==> flow/design.v <==
module ALU_STAGE (
  input clock_in,
  input [31:0] a_in,
  input [31:0] b_in,
  input [3:0] uop_in,
  output [31:0] result_out
);
reg [31:0] a_q;
reg [31:0] b_q;
reg [3:0] uop_q;
reg [31:0] result_q;
wire [31:0] alu_result;
ALU #(.DATA_WIDTH(32)) alu0 (
  .a_data_in(a_q),
  .b_data_in(b_q),
  .uop_in(uop_q),
  .result_out(alu_result)
);
always @(posedge clock_in) begin
  a_q <= a_in;
  b_q <= b_in;
  uop_q <= uop_in;
  result_q <= alu_result;
end
assign result_out = result_q;
endmodule

module ALU
  #(parameter DATA_WIDTH = 32)(
    input [DATA_WIDTH-1:0]  a_data_in,  
    input [DATA_WIDTH-1:0]  b_data_in,  
    input [3:0]             uop_in,
    output reg [DATA_WIDTH-1:0] result_out
);
always@(*) begin
  case(uop_in)
    4'b0000: result_out = a_data_in + b_data_in;
    4'b0001: result_out = a_data_in - b_data_in;
    4'b0010: result_out = a_data_in|b_data_in;
    4'b0011: result_out = a_data_in&b_data_in;
    4'b0100: result_out = a_data_in^b_data_in;
    4'b1000: result_out = a_data_in;
    4'b1001: result_out = b_data_in;
    4'b1010: result_out = ($signed(a_data_in)<$signed(b_data_in))?32'd1:32'd0;
    4'b1011: result_out = (a_data_in<b_data_in)?32'd1:32'd0;
    4'b1101: result_out = $signed(a_data_in) >>> b_data_in[4:0];
    4'b1110: result_out = a_data_in >> b_data_in[4:0];
    4'b1111: result_out = a_data_in << b_data_in[4:0];
    default: result_out = 32'h00000000;
  endcase
end
endmodule
---- Tool chain data of ALU_STAGE ----
The steps from the RTL of ALU_STAGE to its reports follow in flow order.
Lines are those of the file above, counted from 1.
Cell names lack the library's common part.
Not given: -
set-up
  top ..................................... ALU_STAGE
  clock ................................... clock_in
  cell library ............................ sky130hd
  library corner .......................... tt_025C_1v80

---- Word-level counts ----
Source: Yosys, flattened and elaborated, memories not mapped. Widths are those after wreduce; folded enables and synchronous resets count as part of the registers. Registers that Yosys merges into a memory's read port (data or address) are not register bits. Print and check cells do not count.
storage and ports
  elaborated cells ........................ 29
  input bits .............................. 69
  memories ................................ 0
  RAM bits ................................ 0
  ROM bits ................................ 0
  bits in registers ....................... 100
  output and inout port bits .............. 32
  bits in latches ......................... 0
  word width x clocked read ports ......... 0
operators by class
  reduce/logical cells .................... 1
  equality and inequality tests ........... 11
  add/subtract/negate cells ............... 2
  bitwise logic cells ..................... 3
  shift operators ......................... 3
  $mul .................................... 0
  multiplexer cells ....................... 3
  divide/modulo/power cells ............... 0
  magnitude comparators ................... 2
operators with widths
  cell                                                      number
  32-bit case mux with 12-bit select                        1
  32-bit less-than comparator                               2
  32-bit adder                                              1
  32-bit subtractor                                         1
  32-bit AND                                                1
  32-bit bitwise OR                                         1
  32-bit bitwise XOR                                        1
  32-bit by 5-bit left shift with 32-bit output             1
  32-bit by 5-bit right shift with 32-bit output            1
  32-bit by 5-bit >>> shifter with 32-bit output            1
  4-bit == test with constant B                             7
  4-bit by 2-bit == test with 1-bit output with constant B  2
  4-bit by 1-bit == test with 1-bit output with constant B  1
  4-bit by 3-bit == test with 1-bit output with constant B  1
  4-bit zero test                                           1
  1-bit 2-to-1 mux                                          2

---- Depth ----
Depth = most cells in a row (Yosys ltp): at word level without a register or memory, in the mapped netlist without a sequential cell, where the memories' decode and read muxes count.
depth
  depth in word-level cells ............... 3
  ABC_AREA ................................ 0
  depth in mapped cells ................... 16

---- Synthesis result ----
The flow's flattened synthesis, as Yosys stat reports it; memories are mapped. The netlist is that of the ABC_AREA named above (0 if unset); the other value can give another one.
The area totals of this step are shown rounded.
cell types
  type      number  total area (um^2)
  dfxtp_1   100     2001.92
  ha_1      99      1.24E+03
  mux4_2    43      968.429
  nor2_1    177     664.387
  o21ai_0   131     655.629
  a21oi_1   111     555.533
  nand2_1   119     446.678
  mux2i_1   38      380.365
  inv_1     86      322.81
  clkbuf_1  76      285.274
  a22oi_1   31      232.723
  a221oi_1  26      227.718
  a211oi_1  22      165.158
  a21o_1    20      150.144
  nor3_1    29      145.139
  nand3_1   26      130.125
  o211ai_1  15      112.608
  mux2_2    8       90.086
Not listed: further types 71, cells in them 268.
synthesis totals
  mapped flip-flops ....................... 100
  chip area (Yosys) ....................... 10800 um^2
  buffers ................................. 105
  cell count .............................. 1425
By module: a second synthesis without flattening, with its own total; a netlist apart from the flattened one above.
second synthesis, totals
  cells (unflattened synthesis) ........... 1354
  area (unflattened synthesis) ............ 10800 um^2
Rows give one instance, submodules left out.
modules
  module                sequential area (um^2)  times used  cells  area (um^2)
  ALU #(DATA_WIDTH=32)  0.0                     1           1254   8760
  ALU_STAGE             2000                    1           100    2000

---- Path before layout ----
OpenSTA on the mapped netlist: ideal clock, no wires. The path of least setup slack (recovery checks aside). Input and output delay are each 20% of the period. Register names are those of the netlist, which keeps one name where synthesis merged equal registers.
timing path post-synthesis
  path kind ............................... flip-flop to flip-flop
  start point ............................. register b_q[2]
  end point ............................... register result_q[26]
  driving pins on the path ................ 17
  arrival time ............................ 4.246 ns
  setup slack ............................. -0.366 ns
  library setup time ...................... 0.120 ns
  path delay .............................. 4.366 ns
  launch time at the first pin ............ 0.000 ns
  period .................................. 4.0 ns
  synthesis period reached ................ 4.366 ns
"path delay" is the arrival time less input delay plus setup time.
"driving pins on the path": output pins that drive a net of the path, with the launching flip-flop's if there is one; two outputs of one cell count as two.
"synthesis period reached" = period - worst setup slack (recovery checks aside). The figure is calculated, with input and output delays left at 20% of the set period.
The rows between start and end are the longest chain of elaborated cells between them; the timing report does not say that the signal goes this way. Where chains are equally long, one stands for them.
Each line given opens the expression or statement behind the cell; cells for indexed reads and writes are added by Yosys, which also makes memories of some case tables.
between the ends, post-synthesis
  cell sequence ........................... dfxtp_1 clkbuf_1 inv_2 buf_1 clkbuf_1 buf_1 ha_1 a21o_1 a221oi_4 a21oi_2 a311o_1 a31oi_4 o221ai_2 o21ai_2 o41ai_1 a221o_1 a211o_1
  cells in the longest elaborated chain ... 2
  elaborated cells on any way between the ends .. 6
  RTL lines with such cells ............... 6
RTL lines, path post-synthesis
  element                             line  RTL
  start: declaration                  9     reg [31:0] b_q;
  start: assignment                   21    b_q <= b_in;
  32-bit subtractor                   38    4'b0001: result_out = a_data_in - b_data_in;
  32-bit case mux with 12-bit select  36    case(uop_in)
  end: assignment                     23    result_q <= alu_result;
  end: declaration                    11    reg [31:0] result_q;

---- Path in the finished layout ----
From the final timing report of stored run 1: the path of least setup slack in the routed layout; clock arrival at registers is part of the times.
timing path post-layout
  path kind ............................... flip-flop to flip-flop
  start point ............................. register a_q[0]
  end point ............................... register result_q[26]
  setup slack ............................. 0.12 ns
  period .................................. 3.7 ns
  library setup time ...................... 0.10 ns
  driving pins on the path ................ 13
  launch time at the first pin ............ 0.36 ns
  arrival time ............................ 3.85 ns
between the ends, post-layout
  cell sequence ........................... dfxtp_1 ha_1 fa_1 a21o_1 a221oi_4 a21oi_2 a311o_1 a31oi_4 o221ai_2 o21ai_2 o41ai_1 a221o_1 a211o_1
RTL lines, path post-layout
  element             line  RTL
  start: declaration  8     reg [31:0] a_q;
  start: assignment   20    a_q <= a_in;
  end: assignment     23    result_q <= alu_result;
  end: declaration    11    reg [31:0] result_q;
Chain of elaborated cells between the ends: none given.

Flow measurements of ALU_STAGE on sky130hd: 4 stored runs with different settings, listed in no order. Input and output delays are each 20% of the period that was set; the output load is 0.01 pF.
"clock period achieved" is the run's clock period less its worst setup slack. It is reckoned from that one timing run; input and output delays stay at 20% of the period that was set.
"critical path time" is the time allowed to the run's worst setup path (the clock period less input and output delay, where it has them) less its slack. Clock arrival times count: a late capture clock shortens it, a late launch clock lengthens it.
"total power of the final layout" is the tool's figure for a default switching activity; nothing was simulated.
Measured values are rounded.

======== stored run 1 ========
==> flow/run.sh <==
#!/bin/bash
# the make line also repeats the synthesis and layout settings of config.mk as NAME=value (left out here)
make -C /OpenROAD-flow-scripts/flow DESIGN_CONFIG=/design/flow/config.mk WORK_HOME=/design/flow/orfs CLKGATE_MAP_FILE= finish
==> flow/config.mk <==
export PLATFORM = sky130hd
export DESIGN_NAME = ALU_STAGE
export DESIGN_NICKNAME = ALU_STAGE
export VERILOG_FILES = /design/flow/design.v
export SDC_FILE = /design/flow/constraint.sdc
export NUM_CORES = 4
export LEC_CHECK = 0
export CAP_MARGIN = 20
export CORE_MARGIN = 2
export CORE_UTILIZATION = 68
export SLEW_MARGIN = 20
==> flow/constraint.sdc <==
create_clock -name core_clock -period 3.7 [get_ports {clock_in}]
set_input_delay 0.7400 -clock core_clock [delete_from_list [all_inputs] [get_ports {clock_in}]]
set_output_delay 0.7400 -clock core_clock [all_outputs]
set_load 0.01 [all_outputs]

-------- measured, stored run 1 --------
  lowest hold slack ....................... 0.576 ns
  die size ................................ 16900 um^2
  clock period achieved ................... 3.575 ns
  total power of the final layout ......... 3840 µW
  Yosys chip area after synthesis ......... 10800 um^2
  standard-cell area after routing ........ 12500 um^2
  setup TNS ............................... 0.000 ns
  setup slack of the worst path ........... 0.125 ns
  final utilization ....................... 79.7%
  critical path time ...................... 3.58 ns
  type of the worst setup path ............ flip-flop to flip-flop

======== stored run 2 ========
==> flow/run.sh <==
#!/bin/bash
# the make line also repeats the synthesis and layout settings of config.mk as NAME=value (left out here)
make -C /OpenROAD-flow-scripts/flow DESIGN_CONFIG=/design/flow/config.mk WORK_HOME=/design/flow/orfs CLKGATE_MAP_FILE= finish
==> flow/config.mk <==
export PLATFORM = sky130hd
export DESIGN_NAME = ALU_STAGE
export DESIGN_NICKNAME = ALU_STAGE
export VERILOG_FILES = /design/flow/design.v
export SDC_FILE = /design/flow/constraint.sdc
export NUM_CORES = 4
export LEC_CHECK = 0
export CAP_MARGIN = 10
export CORE_MARGIN = 2
export CORE_UTILIZATION = 40
export SLEW_MARGIN = 20
==> flow/constraint.sdc <==
create_clock -name core_clock -period 5.5 [get_ports {clock_in}]
set_input_delay 1.1000 -clock core_clock [delete_from_list [all_inputs] [get_ports {clock_in}]]
set_output_delay 1.1000 -clock core_clock [all_outputs]
set_load 0.01 [all_outputs]

-------- measured, stored run 2 --------
  setup TNS ............................... 0.000 ns
  clock period achieved ................... 3.950 ns
  total power of the final layout ......... 2680 µW
  critical path time ...................... 3.95 ns
  type of the worst setup path ............ flip-flop to flip-flop
  Yosys chip area after synthesis ......... 10800 um^2
  setup slack of the worst path ........... 1.55 ns
  standard-cell area after routing ........ 12500 um^2
  lowest hold slack ....................... 0.588 ns
  final utilization ....................... 46.7%
  die size ................................ 28400 um^2

======== stored run 3 ========
==> flow/run.sh <==
#!/bin/bash
# the make line also repeats the synthesis and layout settings of config.mk as NAME=value (left out here)
make -C /OpenROAD-flow-scripts/flow DESIGN_CONFIG=/design/flow/config.mk WORK_HOME=/design/flow/orfs CLKGATE_MAP_FILE= finish
==> flow/config.mk <==
export PLATFORM = sky130hd
export DESIGN_NAME = ALU_STAGE
export DESIGN_NICKNAME = ALU_STAGE
export VERILOG_FILES = /design/flow/design.v
export SDC_FILE = /design/flow/constraint.sdc
export NUM_CORES = 4
export LEC_CHECK = 0
export CAP_MARGIN = 20
export CORE_ASPECT_RATIO = 1.2
export CORE_MARGIN = 2
export CORE_UTILIZATION = 50
export CTS_CLUSTER_SIZE = 77
export PLACE_DENSITY_LB_ADDON = 0.27
export SETUP_SLACK_MARGIN = 0.28
export SLEW_MARGIN = 0
export TNS_END_PERCENT = 65
==> flow/constraint.sdc <==
create_clock -name core_clock -period 2.24 [get_ports {clock_in}]
set_input_delay 0.4480 -clock core_clock [delete_from_list [all_inputs] [get_ports {clock_in}]]
set_output_delay 0.4480 -clock core_clock [all_outputs]
set_load 0.01 [all_outputs]

-------- measured, stored run 3 --------
  standard-cell area after routing ........ 16900 um^2
  Yosys chip area after synthesis ......... 10800 um^2
  setup TNS ............................... -20.7 ns
  setup slack of the worst path ........... -1.09 ns
  total power of the final layout ......... 7620 µW
  critical path time ...................... 3.33 ns
  type of the worst setup path ............ flip-flop to flip-flop
  final utilization ....................... 80.0%
  clock period achieved ................... 3.332 ns
  die size ................................ 22800 um^2
  lowest hold slack ....................... 0.505 ns

======== stored run 4 ========
==> flow/run.sh <==
#!/bin/bash
# the make line also repeats the synthesis and layout settings of config.mk as NAME=value (left out here)
make -C /OpenROAD-flow-scripts/flow DESIGN_CONFIG=/design/flow/config.mk WORK_HOME=/design/flow/orfs CLKGATE_MAP_FILE= finish
==> flow/config.mk <==
export PLATFORM = sky130hd
export DESIGN_NAME = ALU_STAGE
export DESIGN_NICKNAME = ALU_STAGE
export VERILOG_FILES = /design/flow/design.v
export SDC_FILE = /design/flow/constraint.sdc
export NUM_CORES = 4
export LEC_CHECK = 0
export CAP_MARGIN = 20
export CORE_MARGIN = 2
export CORE_UTILIZATION = 40
export SLEW_MARGIN = 20
==> flow/constraint.sdc <==
create_clock -name core_clock -period 4.49 [get_ports {clock_in}]
set_input_delay 0.8980 -clock core_clock [delete_from_list [all_inputs] [get_ports {clock_in}]]
set_output_delay 0.8980 -clock core_clock [all_outputs]
set_load 0.01 [all_outputs]

-------- measured, stored run 4 --------
  setup slack of the worst path ........... 0.479 ns
  setup TNS ............................... 0.000 ns
  standard-cell area after routing ........ 12600 um^2
  Yosys chip area after synthesis ......... 10800 um^2
  final utilization ....................... 47.3%
  critical path time ...................... 4.01 ns
  type of the worst setup path ............ flip-flop to flip-flop
  lowest hold slack ....................... 0.581 ns
  die size ................................ 28400 um^2
  total power of the final layout ......... 3210 µW
  clock period achieved ................... 4.011 ns
